==> flow/design.v <==
`timescale 1ns/10ps
module  CONV(
	input	wire				clk,
	input	wire				reset,
	output reg 				busy,	
	input	wire				ready,	
	output reg [11:0]	iaddr,
	input	wire [19:0] idata, 		 
	output reg	 			cwr,
	output reg [11:0]	caddr_wr,
	output reg [19:0]	cdata_wr,  
	output reg	 			crd,
	output reg [11:0]	caddr_rd, 
	input	wire [19:0]	cdata_rd,  
	output reg [2:0] 	csel	 
);
	localparam [19:0] KERNEL_0_0 = 20'h0A89E;
	localparam [19:0] KERNEL_0_1 = 20'h092D5;
	localparam [19:0] KERNEL_0_2 = 20'h06D43;
	localparam [19:0] KERNEL_0_3 = 20'h01004;
	localparam [19:0] KERNEL_0_4 = 20'hF8F71;
	localparam [19:0] KERNEL_0_5 = 20'hF6E54;
	localparam [19:0] KERNEL_0_6 = 20'hFA6D7;
	localparam [19:0] KERNEL_0_7 = 20'hFC834;
	localparam [19:0] KERNEL_0_8 = 20'hFAC19;
	localparam [19:0] KERNEL_1_0 = 20'hFDB55;
	localparam [19:0] KERNEL_1_1 = 20'h02992;
	localparam [19:0] KERNEL_1_2 = 20'hFC994;
	localparam [19:0] KERNEL_1_3 = 20'h050FD;
	localparam [19:0] KERNEL_1_4 = 20'h02F20;
	localparam [19:0] KERNEL_1_5 = 20'h0202D;
	localparam [19:0] KERNEL_1_6 = 20'h03BD7;
	localparam [19:0] KERNEL_1_7 = 20'hFD369;
	localparam [19:0] KERNEL_1_8 = 20'h05E68;
	parameter [19:0] BIAS_0 = 20'h01310;
	parameter [19:0] BIAS_1 = 20'hF7295;
	reg [20:0] 	ma;
	reg [19:0]	mb;
	reg  				me;
	wire [40:0] mo;
	wire 				mv;
	multi_div
	#(
	  .SIZE_A(21),
	  .SIZE_B(20),
	  .SIGNED(1),
	  .STEP_SIZE(1) 
	) multi_u1(
	  .clk(clk),.reset(reset),
	  .en(me),
	  .select(1'b0),
	  .a(ma),
	  .b(mb),
	  .P(mo),
	  .div_zero(),
	  .Valid(mv),
	  .Busy()
	);
	parameter LAYER_0 	= 0,
						LAYER_1_2 = 1,
						IDLE 			= 2;
	reg [1:0] 				state;
	reg 							IMG_S;
	reg [5:0] 				state_x,state_y;
	reg [3:0] 				state_step;
	reg [1:0] 				state_dx,state_dy;  
	reg signed [43:0] write_reg;
	always@(*)begin
		busy <= state==IDLE ? 0:1;
	end
	always @(posedge clk or posedge reset) begin
		if(reset)begin
			state <= IDLE;
			cwr <= 0;
			iaddr <= 0;
			csel <= 0;
			crd <= 0;
			caddr_rd <= 0;
			IMG_S <= 0;
			me<= 0;
			write_reg <= 0;
			state_step <= 0;
			{state_y,state_x} 	<= 0;
			{state_dx,state_dy} <= 0;
		end else begin
			case(state)
				LAYER_0:begin	
					case(state_step)
						0:begin
							if( $signed(state_x+state_dx-1) < 0 || $signed(state_x+state_dx-1) > 63 
								|| $signed(state_y+state_dy-1) < 0 || $signed(state_y+state_dy-1) > 63)begin
								iaddr <= 0;	
								state_step <= 3;
							end else begin
								iaddr[11:6] 	<= state_y + state_dy - 1;
								iaddr[5:0] 	<= state_x + state_dx - 1;
								state_step <= state_step + 1;
							end
						end
						1:begin
							me <= 1;
							ma <= idata;
							if(IMG_S==0)begin
								case({state_dy,state_dx})
									{2'd0,2'd0}: mb <= KERNEL_0_0;
									{2'd0,2'd1}: mb <= KERNEL_0_1;
									{2'd0,2'd2}: mb <= KERNEL_0_2;
									{2'd1,2'd0}: mb <= KERNEL_0_3;
									{2'd1,2'd1}: mb <= KERNEL_0_4;
									{2'd1,2'd2}: mb <= KERNEL_0_5;
									{2'd2,2'd0}: mb <= KERNEL_0_6;
									{2'd2,2'd1}: mb <= KERNEL_0_7;
									{2'd2,2'd2}: mb <= KERNEL_0_8;
									default mb <= 0;
								endcase
							end
							else begin
								case({state_dy,state_dx})
									{2'd0,2'd0}: mb <= KERNEL_1_0;
									{2'd0,2'd1}: mb <= KERNEL_1_1;
									{2'd0,2'd2}: mb <= KERNEL_1_2;
									{2'd1,2'd0}: mb <= KERNEL_1_3;
									{2'd1,2'd1}: mb <= KERNEL_1_4;
									{2'd1,2'd2}: mb <= KERNEL_1_5;
									{2'd2,2'd0}: mb <= KERNEL_1_6;
									{2'd2,2'd1}: mb <= KERNEL_1_7;
									{2'd2,2'd2}: mb <= KERNEL_1_8;
									default mb <= 0;
								endcase
							end
							state_step <= state_step + 1;
						end
						2:begin
							me <= 0;
							if(mv)begin  
								write_reg <= $signed(write_reg) + $signed(mo); 
								state_step <= state_step + 1;
							end
							else state_step <= state_step;
						end
						3:begin
							if(state_dy == 2 && state_dx == 2)begin
								{state_dx,state_dy} <= 0;
								state_step <= state_step + 1;
								if(IMG_S) write_reg <= $signed(write_reg) + ($signed(BIAS_1)<<16);
								else write_reg <= $signed(write_reg) + ($signed(BIAS_0)<<16);
							end else if(state_dx == 2)begin
								state_dx <= 0;
								state_dy <= state_dy + 1;
								state_step <= 0;
							end else begin
								state_dx <= state_dx + 1;
								state_step <= 0;
							end
						end
						4:begin
								cwr <= 1;
								csel <= IMG_S ? 2:1;
								state_step <= state_step + 1;
								caddr_wr <= {state_y,state_x};
								cdata_wr <= (write_reg < 0) ? 0 :  ((write_reg>>16)+write_reg[15]) ;  
						end
						5:begin
							cwr <= 0;
							if(state_y == 63 && state_x == 63)begin
								if(IMG_S)begin
									state <= LAYER_1_2;
									IMG_S <= 0;
								end else begin
									IMG_S <= 1;
								end 	
								state_x <= 0;
								state_y <= 0;
							end 
							else if(state_x == 63)begin
								state_x <= 0;
								state_y <= state_y + 1; 
							end 
							else begin
								state_x <= state_x + 1;
							end
							state_dx <= 0;
							state_dy <= 0;
							state_step <= 0;
							write_reg <= 0;
						end
					endcase
				end 
				LAYER_1_2:begin
					case(state_step)
						0:begin
							csel <= IMG_S ? 2 : 1;
							cwr <= 0;
							crd <= 1;
							caddr_rd[11-:5] <= state_y; 
							caddr_rd[5-:5]  <= state_x; 
							caddr_rd[6] <= 0;
							caddr_rd[0] <= 0;
							state_step <= state_step + 1;
						end
						1:begin
							caddr_rd[6] <= 0;
							caddr_rd[0] <= 1;
							write_reg <= 	cdata_rd;			
							state_step <= state_step + 1;
						end
						2:begin
							caddr_rd[6] <= 1;
							caddr_rd[0] <= 0;
							write_reg <= (write_reg > cdata_rd) ? write_reg : cdata_rd;			
							state_step <= state_step + 1;
						end
						3:begin
							caddr_rd[6] <= 1;
							caddr_rd[0] <= 1;
							write_reg <= (write_reg > cdata_rd) ? write_reg : cdata_rd;			
							state_step <= state_step + 1;
						end
						4:begin
							crd <= 0;
							cwr <= 1;
							csel <= IMG_S ? 4 : 3;
							caddr_wr <= {2'b00,state_y[4:0],state_x[4:0]};
							cdata_wr <= (write_reg > cdata_rd) ? write_reg : cdata_rd;			
							state_step <= state_step + 1;
						end
						5:begin
							csel <= 5;
							if(IMG_S) caddr_wr <= {1'b0,state_y[4:0],state_x[4:0],1'b1};
							else caddr_wr <= {1'b0,state_y[4:0],state_x[4:0],1'b0};
							state_step <= state_step + 1;
						end
						6:begin
							cwr <= 0;
							if(state_y==31 && state_x==31)begin
								if(IMG_S)begin
									state <= IDLE;
									IMG_S <= 0;
								end else begin
									IMG_S <= 1;
								end
								state_x <= 0;
								state_y <= 0;
							end
							else if(state_x == 31)begin
								state_y <= state_y + 1;
								state_x <= 0;
							end else begin
								state_x <= state_x + 1;
							end
							state_step <= 0;
						end
					endcase
				end
				IDLE:begin
					if(ready)begin
						state <= LAYER_0;
					end
					cwr <= 0;
					IMG_S <= 0;
					me <= 0;
					write_reg <= 0;
					state_step <= 0;
					{state_y,state_x} 	<= 0;
					{state_dx,state_dy} <= 0;
				end
			endcase
		end
	end
endmodule
module multi_div
#(
  parameter SIZE_A = 128,
  parameter SIZE_B = 64,
  parameter SIGNED = 0,
  parameter STEP_SIZE = 1 
)(
  input wire clk,reset,
  input wire en,
  input wire select,
  input wire [SIZE_A-1:0] a,
  input wire [SIZE_B-1:0] b,
  output reg [SIZE_A+SIZE_B-1:0] P,
  output reg div_zero,
  output reg Valid,
  output reg Busy
);
  parameter READ_IN       = 0,
            CALCULATE     = 1,
            PREPARE_DATA  = 2,
            DATA_OUT      = 3;
  reg [1:0] state;
  reg [9:0] state_counter;
  reg neg_signed;
  reg [SIZE_A-1:0] data_b;
  reg [SIZE_A+SIZE_B:0] r;   
  always@(*)begin
    Valid <= (state == DATA_OUT) ? 1'b1:1'b0;
    Busy  <= (state == CALCULATE || state == PREPARE_DATA) ? 1'b1:1'b0;
  end
  always@(posedge clk or posedge reset)begin
    if(reset)begin
      state <= READ_IN;
      state_counter <= 0;
    end else begin
      case(state)
        READ_IN   :begin
          if(en)begin
            if(select && b==0)begin
              state <= DATA_OUT;
              div_zero <= 1;
            end else begin
              state <= CALCULATE;
              div_zero <= 0;
            end 
            state_counter <= 0;
          end  
        end
        CALCULATE :begin
          if(state_counter == (SIZE_A/STEP_SIZE)-1)begin
            state <= PREPARE_DATA;
            state_counter <= 0;
          end
          else begin
            state_counter <= state_counter + 1;
          end
        end
        PREPARE_DATA:begin
          state <= DATA_OUT;
          state_counter <= 0;
        end
        DATA_OUT  :begin
          state <= READ_IN;
          state_counter <= 0;
        end
        default begin
          state <= READ_IN;
          state_counter <= 0;
        end
      endcase
    end
  end
  reg [SIZE_A-1:0] na;
  reg [SIZE_B-1:0] nb;
  reg in_select;
  integer i;
  always@(posedge clk or posedge reset)begin
    if(reset)begin
      r = 0;
      data_b = 0;
			P = 0;
      neg_signed = 0;
    end else begin
      case(state)
        READ_IN   :begin
          if(en)begin
            if(SIGNED)begin
              neg_signed = a[SIZE_A-1] ^ b[SIZE_B-1];
              na = a[SIZE_A-1] ? -a:a;
              nb = b[SIZE_B-1] ? -b:b;
            end
            else begin
              na = a;
              nb = b;
            end
            r = {na,1'b0,{SIZE_B{1'b0}}};
            data_b = nb;
            in_select = select;
          end  
        end
        CALCULATE :begin
          for(i=0;i<STEP_SIZE;i=i+1)begin 
          	r = r[SIZE_A+SIZE_B] ? ((r<<1)+data_b) : (r<<1);
          end
        end
        PREPARE_DATA:begin
          P = r[SIZE_A+SIZE_B-1:0];
          if(neg_signed)begin
            P = -P;
          end
        end
      endcase
    end
  end
endmodule
# Step by step through the tools: CONV
# Tool output for the design above before and after an edit, in the order of the flow.
# "before" refers to lines of the RTL above, "after" to lines of the edited file.
# "diff": "after" minus "before" as printed here. "change_rel_pct": 100 x difference / "before".
# The mark - stands for no value.
dict set report design {
  top_module {CONV}
  clk_port {clk}
  library {sky130hd}
  corner {tt_025C_1v80}
}

# Edit of the RTL
# The edit as a unified diff against the file above.
# The edit is scripted, without regard to the design's behaviour, which it may alter; it was not made to optimise anything.
# begin of diff
@@ -6,5 +6,5 @@
 	input	wire				ready,	
 	output reg [11:0]	iaddr,
-	input	wire [19:0] idata, 		 
+	input	wire [18:0] idata, 		 
 	output reg	 			cwr,
 	output reg [11:0]	caddr_wr,
# end of diff

# After elaboration
# Counts by Yosys on the flattened word-level netlist (proc, flatten, opt, wreduce; memories kept). Register bits leave out memories and registers merged into their read ports (data or address). Print and check cells are left out.
# Yosys's memory passes give these memory sizes; they may raise the number of words (mostly to a power of two), join words into wider ones and drop unused or constant bits.
# element before after diff change_rel_pct
set classes {}
lappend classes {add_sub_neg 17 17 0 0.00}
lappend classes {n_cmp 6 6 0 0.00}
lappend classes {equal 45 45 0 0.00}
lappend classes {mux 86 86 0 0.00}
lappend classes {n_logic 1 1 0 0.00}
lappend classes {reduce_and_logical 50 50 0 0.00}
# Operator kinds equal on both sides are left out: 77.
# element before after diff change_rel_pct
set bits {}
lappend bits {reg_bits 285 284 -1 -0.35}
lappend bits {mem_bits_ro 640 640 0 0.00}
lappend bits {mem_count 2 2 0 0.00}
lappend bits {in_bits 43 42 -1 -2.33}
# element before after
set memory_table {}
lappend memory_table {mem_shapes {16x20 r1 w0; 16x20 r1 w0} {16x20 r1 w0; 16x20 r1 w0}}

# Logic depth
# Longest topological path by Yosys (ltp), each cell counted once; first at word level (registers and memories cut), then after technology mapping (sequential cells cut; the memories' decode and read muxes count).
# element before after diff change_rel_pct
set logic_depth {}
lappend logic_depth {ltp_word 9 9 0 0.00}
lappend logic_depth {ABC_AREA 0 0 - -}
lappend logic_depth {ltp_mapped 15 16 1 6.67}
lappend logic_depth {ltp_nobuf 13 14 1 7.69}

# After synthesis
# Source: synth_stat.txt of the flow (Yosys; design flattened, memories mapped). It holds for the ABC_AREA given above (unset counts as 0); a run with the other value may have another netlist.
# type before after diff change_rel_pct
set types {}
lappend types {sky130_fd_sc_hd__o21ai_0 224 196 -28 -12.50}
lappend types {sky130_fd_sc_hd__nor2_1 168 186 18 10.71}
lappend types {sky130_fd_sc_hd__o21ai_1 5 23 18 360.00}
lappend types {sky130_fd_sc_hd__clkbuf_1 118 101 -17 -14.41}
lappend types {sky130_fd_sc_hd__mux2i_1 43 28 -15 -34.88}
lappend types {sky130_fd_sc_hd__a21oi_1 197 209 12 6.09}
lappend types {sky130_fd_sc_hd__xnor2_1 65 76 11 16.92}
lappend types {sky130_fd_sc_hd__a22oi_1 24 14 -10 -41.67}
lappend types {sky130_fd_sc_hd__nor2b_1 19 28 9 47.37}
lappend types {sky130_fd_sc_hd__a211oi_1 16 7 -9 -56.25}
lappend types {sky130_fd_sc_hd__buf_2 6 14 8 133.33}
lappend types {sky130_fd_sc_hd__inv_1 89 82 -7 -7.87}
lappend types {sky130_fd_sc_hd__xor2_1 93 87 -6 -6.45}
lappend types {sky130_fd_sc_hd__nand3_1 66 60 -6 -9.09}
lappend types {sky130_fd_sc_hd__nand4_1 26 20 -6 -23.08}
lappend types {sky130_fd_sc_hd__o21bai_1 11 17 6 54.55}
lappend types {sky130_fd_sc_hd__mux2_2 17 12 -5 -29.41}
lappend types {sky130_fd_sc_hd__a31oi_1 15 20 5 33.33}
# Cell types equal on both sides are left out: 9.
# The list need not be complete.
# element before after diff change_rel_pct
set synth_totals {}
lappend synth_totals {mapped_cells 2300 2266 -34 -1.48}
lappend synth_totals {mapped_area_um2 19891.6 19635.1 -256.5 -1.29}
lappend synth_totals {seqArea_um2 7479.7 7449.6 -30.1 -0.40}
lappend synth_totals {flip_flops 285 284 -1 -0.35}
lappend synth_totals {buf_cells 137 131 -6 -4.38}
# By module: a second synthesis without flattening, with its own total; a netlist apart from the flattened one above.
# element before after diff change_rel_pct
set unflattened {}
lappend unflattened {cells_unflattened 2401 2435 34 1.42}
lappend unflattened {hier_area_um2 20673.6 20728.6 55.0 0.27}
# Each row is one instance without its submodules.
# module n_inst cells mod_area_um2 seq_area_um2
set by_module_before {}
lappend by_module_before {CONV 1 1478 12741.0 4525.6}
lappend by_module_before {multi_div 1 923 7932.6 2984.1}
# module n_inst cells mod_area_um2 seq_area_um2
set by_module_after {}
lappend by_module_after {CONV 1 1512 12796.0 4495.6}
lappend by_module_after {multi_div 1 923 7932.6 2984.1}

# Timing after synthesis
# Path of least setup slack by OpenSTA after synthesis, without wires, with an ideal clock, recovery checks aside; 20% of the period is set as input and as output delay. Where synthesis merged equal registers, the netlist keeps one of their names.
# element before after diff change_rel_pct
set synth_path {}
lappend synth_path {kind input-to-reg input-to-reg - -}
lappend synth_path {startpoint {input reset} {input reset} - -}
lappend synth_path {endpoint {register cdata_wr[0]} {register ma[0]} - -}
lappend synth_path {period_ns 10.0 10.0 0.0 0.00}
lappend synth_path {input_delay_ns 2.000 2.000 0.000 0.00}
lappend synth_path {launch_ns 2.000 2.000 0.000 0.00}
lappend synth_path {arrival_time_ns 8.323 4.511 -3.812 -45.80}
lappend synth_path {path_slack_ns 1.279 5.015 3.736 -}
lappend synth_path {path_delay_ns 6.720 2.985 -3.735 -55.58}
lappend synth_path {driving_pins 3 1 -2 -66.67}
lappend synth_path {n_path_buf 0 0 0 -}
lappend synth_path {period_less_setup_slack_ns 8.721 4.985 -3.736 -42.84}
# "path_delay_ns" = arrival - input delay + setup time.
# "driving_pins" counts driving pins, that of a launching flip-flop among them; a cell with two outputs on the path counts twice.
# "period_less_setup_slack_ns" is the clock period less the worst setup slack; recovery checks do not enter. This is arithmetic on one report: input and output delays are still those of the set period (20% each).
# The rows between start and end are the longest chain of elaborated cells between them; the timing report does not say that the signal goes this way. Where chains are equally long, one stands for them.
# A line is the first line of the expression or statement that the cell stems from. Yosys adds cells for indexed reads and writes and turns some case tables into memories.
dict set report synth_via_before {
  cell_sequence {sky130_fd_sc_hd__inv_1 -> sky130_fd_sc_hd__o21ai_0 -> sky130_fd_sc_hd__nor2_1}
  elab_chain_cells 2
  cone_cells 2
}
# element line
set synth_lines_before {}
lappend synth_lines_before {{from (decl)} 4} ;# input wire reset,
lappend synth_lines_before {{1-bit inverter} -}
lappend synth_lines_before {{4-bit AND reduction} -}
lappend synth_lines_before {{to (assign)} 161} ;# cdata_wr <= (write_reg < 0) ? 0 : ((write_reg>>16)+write_reg[15]) ;
lappend synth_lines_before {{to (assign)} 224} ;# cdata_wr <= (write_reg > cdata_rd) ? write_reg : cdata_rd;
lappend synth_lines_before {{to (decl)} 11} ;# output reg [19:0] cdata_wr,
dict set report synth_via_after {
  cell_sequence {sky130_fd_sc_hd__nor3_1}
  elab_chain_cells 2
  cone_cells 2
}
# element line
set synth_lines_after {}
lappend synth_lines_after {{from (decl)} 4} ;# input wire reset,
lappend synth_lines_after {{1-bit inverter} -}
lappend synth_lines_after {{3-bit AND reduction} -}
lappend synth_lines_after {{to (assign)} 102} ;# ma <= idata;

# Worst path after layout
# Path of least setup slack in the final report of each run of pair 1 (OpenROAD, finished layout, wires in). Where an end is a register, its clock arrival counts in the times.
# element before after diff change_rel_pct
set layout_path {}
lappend layout_path {kind input-to-reg input-to-reg - -}
lappend layout_path {startpoint {input cdata_rd[15]} {input cdata_rd[19]} - -}
lappend layout_path {endpoint {register write_reg[3]} {register write_reg[2]} - -}
lappend layout_path {period_ns 5.77 5.77 0.00 0.00}
lappend layout_path {input_delay_ns 1.15 1.15 0.00 0.00}
lappend layout_path {launch_ns 1.15 1.15 0.00 0.00}
lappend layout_path {arrival_time_ns 4.67 4.57 -0.10 -2.14}
lappend layout_path {path_slack_ns 1.57 1.62 0.05 -}
lappend layout_path {driving_pins 12 12 0 0.00}
lappend layout_path {n_path_buf 1 2 1 100.00}
# The rows between start and end are the longest chain of elaborated cells between them; the timing report does not say that the signal goes this way. Where chains are equally long, one stands for them.
# At most two assigning lines are given for a register; there are more.
dict set report layout_via_before {
  cell_sequence {sky130_fd_sc_hd__clkdlybuf4s50_1 -> sky130_fd_sc_hd__inv_1 -> sky130_fd_sc_hd__ha_1 -> sky130_fd_sc_hd__a21oi_1 -> sky130_fd_sc_hd__o21ai_0 -> sky130_fd_sc_hd__a2111oi_0 -> sky130_fd_sc_hd__a21oi_1 -> sky130_fd_sc_hd__a311oi_4 -> sky130_fd_sc_hd__nor2b_1 -> sky130_fd_sc_hd__nor2_2 -> sky130_fd_sc_hd__a22oi_1 -> sky130_fd_sc_hd__o21ai_0}
  elab_chain_cells 4
  cone_cells 4
}
# element line
set layout_lines_before {}
lappend layout_lines_before {{from (decl)} 14} ;# input wire [19:0] cdata_rd,
lappend layout_lines_before {{44-bit by 20-bit > comparator with 1-bit output} 210} ;# write_reg <= (write_reg > cdata_rd) ? write_reg : cdata_rd;
lappend layout_lines_before {{44-bit two-way mux} 210}
lappend layout_lines_before {{44-bit case mux with 2-bit select} 190} ;# case(state_step)
lappend layout_lines_before {{44-bit case mux with 3-bit select} 86} ;# case(state)
lappend layout_lines_before {{to (assign)} 136} ;# write_reg <= $signed(write_reg) + $signed(mo);
lappend layout_lines_before {{to (assign)} 145} ;# if(IMG_S) write_reg <= $signed(write_reg) + ($signed(BIAS_1)<<16);
lappend layout_lines_before {{to (decl)} 67} ;# reg signed [43:0] write_reg;
dict set report layout_via_after {
  cell_sequence {sky130_fd_sc_hd__clkdlybuf4s50_1 -> sky130_fd_sc_hd__inv_1 -> sky130_fd_sc_hd__ha_1 -> sky130_fd_sc_hd__nand3_1 -> sky130_fd_sc_hd__nor4_2 -> sky130_fd_sc_hd__o211ai_1 -> sky130_fd_sc_hd__a22oi_1 -> sky130_fd_sc_hd__nand2b_1 -> sky130_fd_sc_hd__buf_4 -> sky130_fd_sc_hd__o21ai_0 -> sky130_fd_sc_hd__a222oi_1 -> sky130_fd_sc_hd__o21ai_0}
  elab_chain_cells 4
  cone_cells 4
}
# element line
set layout_lines_after {}
lappend layout_lines_after {{from (decl)} 14} ;# input wire [19:0] cdata_rd,
lappend layout_lines_after {{44-bit by 20-bit > comparator with 1-bit output} 210} ;# write_reg <= (write_reg > cdata_rd) ? write_reg : cdata_rd;
lappend layout_lines_after {{44-bit two-way mux} 210}
lappend layout_lines_after {{44-bit case mux with 2-bit select} 190} ;# case(state_step)
lappend layout_lines_after {{44-bit case mux with 3-bit select} 86} ;# case(state)
lappend layout_lines_after {{to (assign)} 136} ;# write_reg <= $signed(write_reg) + $signed(mo);
lappend layout_lines_after {{to (assign)} 145} ;# if(IMG_S) write_reg <= $signed(write_reg) + ($signed(BIAS_1)<<16);
lappend layout_lines_after {{to (decl)} 67} ;# reg signed [43:0] write_reg;

# Layout results
# Runs of the flow (Yosys, OpenROAD) on both versions; the two runs of a pair have the same settings. The constraints put input and output delay at 20% of the set period each and load the outputs with 0.01 pF.
dict set report settings_pair_1 {
  CORE_UTILIZATION 40
  period_ns 5.77
  CAP_MARGIN 20
  CORE_MARGIN 2
  SLEW_MARGIN 20
}
# element before after diff change_rel_pct
set measured_pair_1 {}
lappend measured_pair_1 {yosys_chip_area_um2 19891.6 19635.1 -256.5 -1.29}
lappend measured_pair_1 {die_area_um2 51529.0 50875.1 -653.9 -1.27}
lappend measured_pair_1 {post_route_util_pct 46.3 45.9 -0.4 -}
lappend measured_pair_1 {worstSetupSlack_ns 1.566 1.622 0.056 -}
lappend measured_pair_1 {total_negative_slack_ns 0.000 0.000 0.000 -}
lappend measured_pair_1 {fin_hold_ws_ns 0.482 0.486 0.004 -}
lappend measured_pair_1 {power.total_mw 8.150 8.076 -0.074 -0.91}
lappend measured_pair_1 {period_less_ws_ns 4.204 4.148 -0.056 -1.33}
dict set report settings_pair_2 {
  ABC_AREA 1
  CELL_PAD_IN_SITES_DETAIL_PLACEMENT 2
  CELL_PAD_IN_SITES_GLOBAL_PLACEMENT 0
  CORE_ASPECT_RATIO 0.66
  CORE_UTILIZATION 15
  CTS_CLUSTER_DIAMETER 164
  GPL_ROUTABILITY_DRIVEN 1
  GPL_TIMING_DRIVEN 0
  PLACE_DENSITY_LB_ADDON 0.22
  SLEW_MARGIN 20
  period_ns 5.14
  CAP_MARGIN 20
  CORE_MARGIN 2
}
# element before after diff change_rel_pct
set measured_pair_2 {}
lappend measured_pair_2 {yosys_chip_area_um2 23241.0 23194.7 -46.3 -0.20}
lappend measured_pair_2 {die_area_um2 158173.0 157862.0 -311.0 -0.20}
lappend measured_pair_2 {post_route_util_pct 18.4 18.4 0.0 -}
lappend measured_pair_2 {worstSetupSlack_ns 1.160 1.582 0.422 -}
lappend measured_pair_2 {total_negative_slack_ns 0.000 0.000 0.000 -}
lappend measured_pair_2 {fin_hold_ws_ns 0.483 0.446 -0.037 -}
lappend measured_pair_2 {power.total_mw 11.454 10.855 -0.599 -5.23}
lappend measured_pair_2 {period_less_ws_ns 3.980 3.558 -0.422 -10.60}
# By "period_less_ws_ns" is meant the clock period of the run minus its worst setup slack. This is arithmetic on one report: input and output delays are still those of the set period (20% each).
# "power.total_mw" rests on the timing tool's default activity at the inputs, not on a simulated workload.
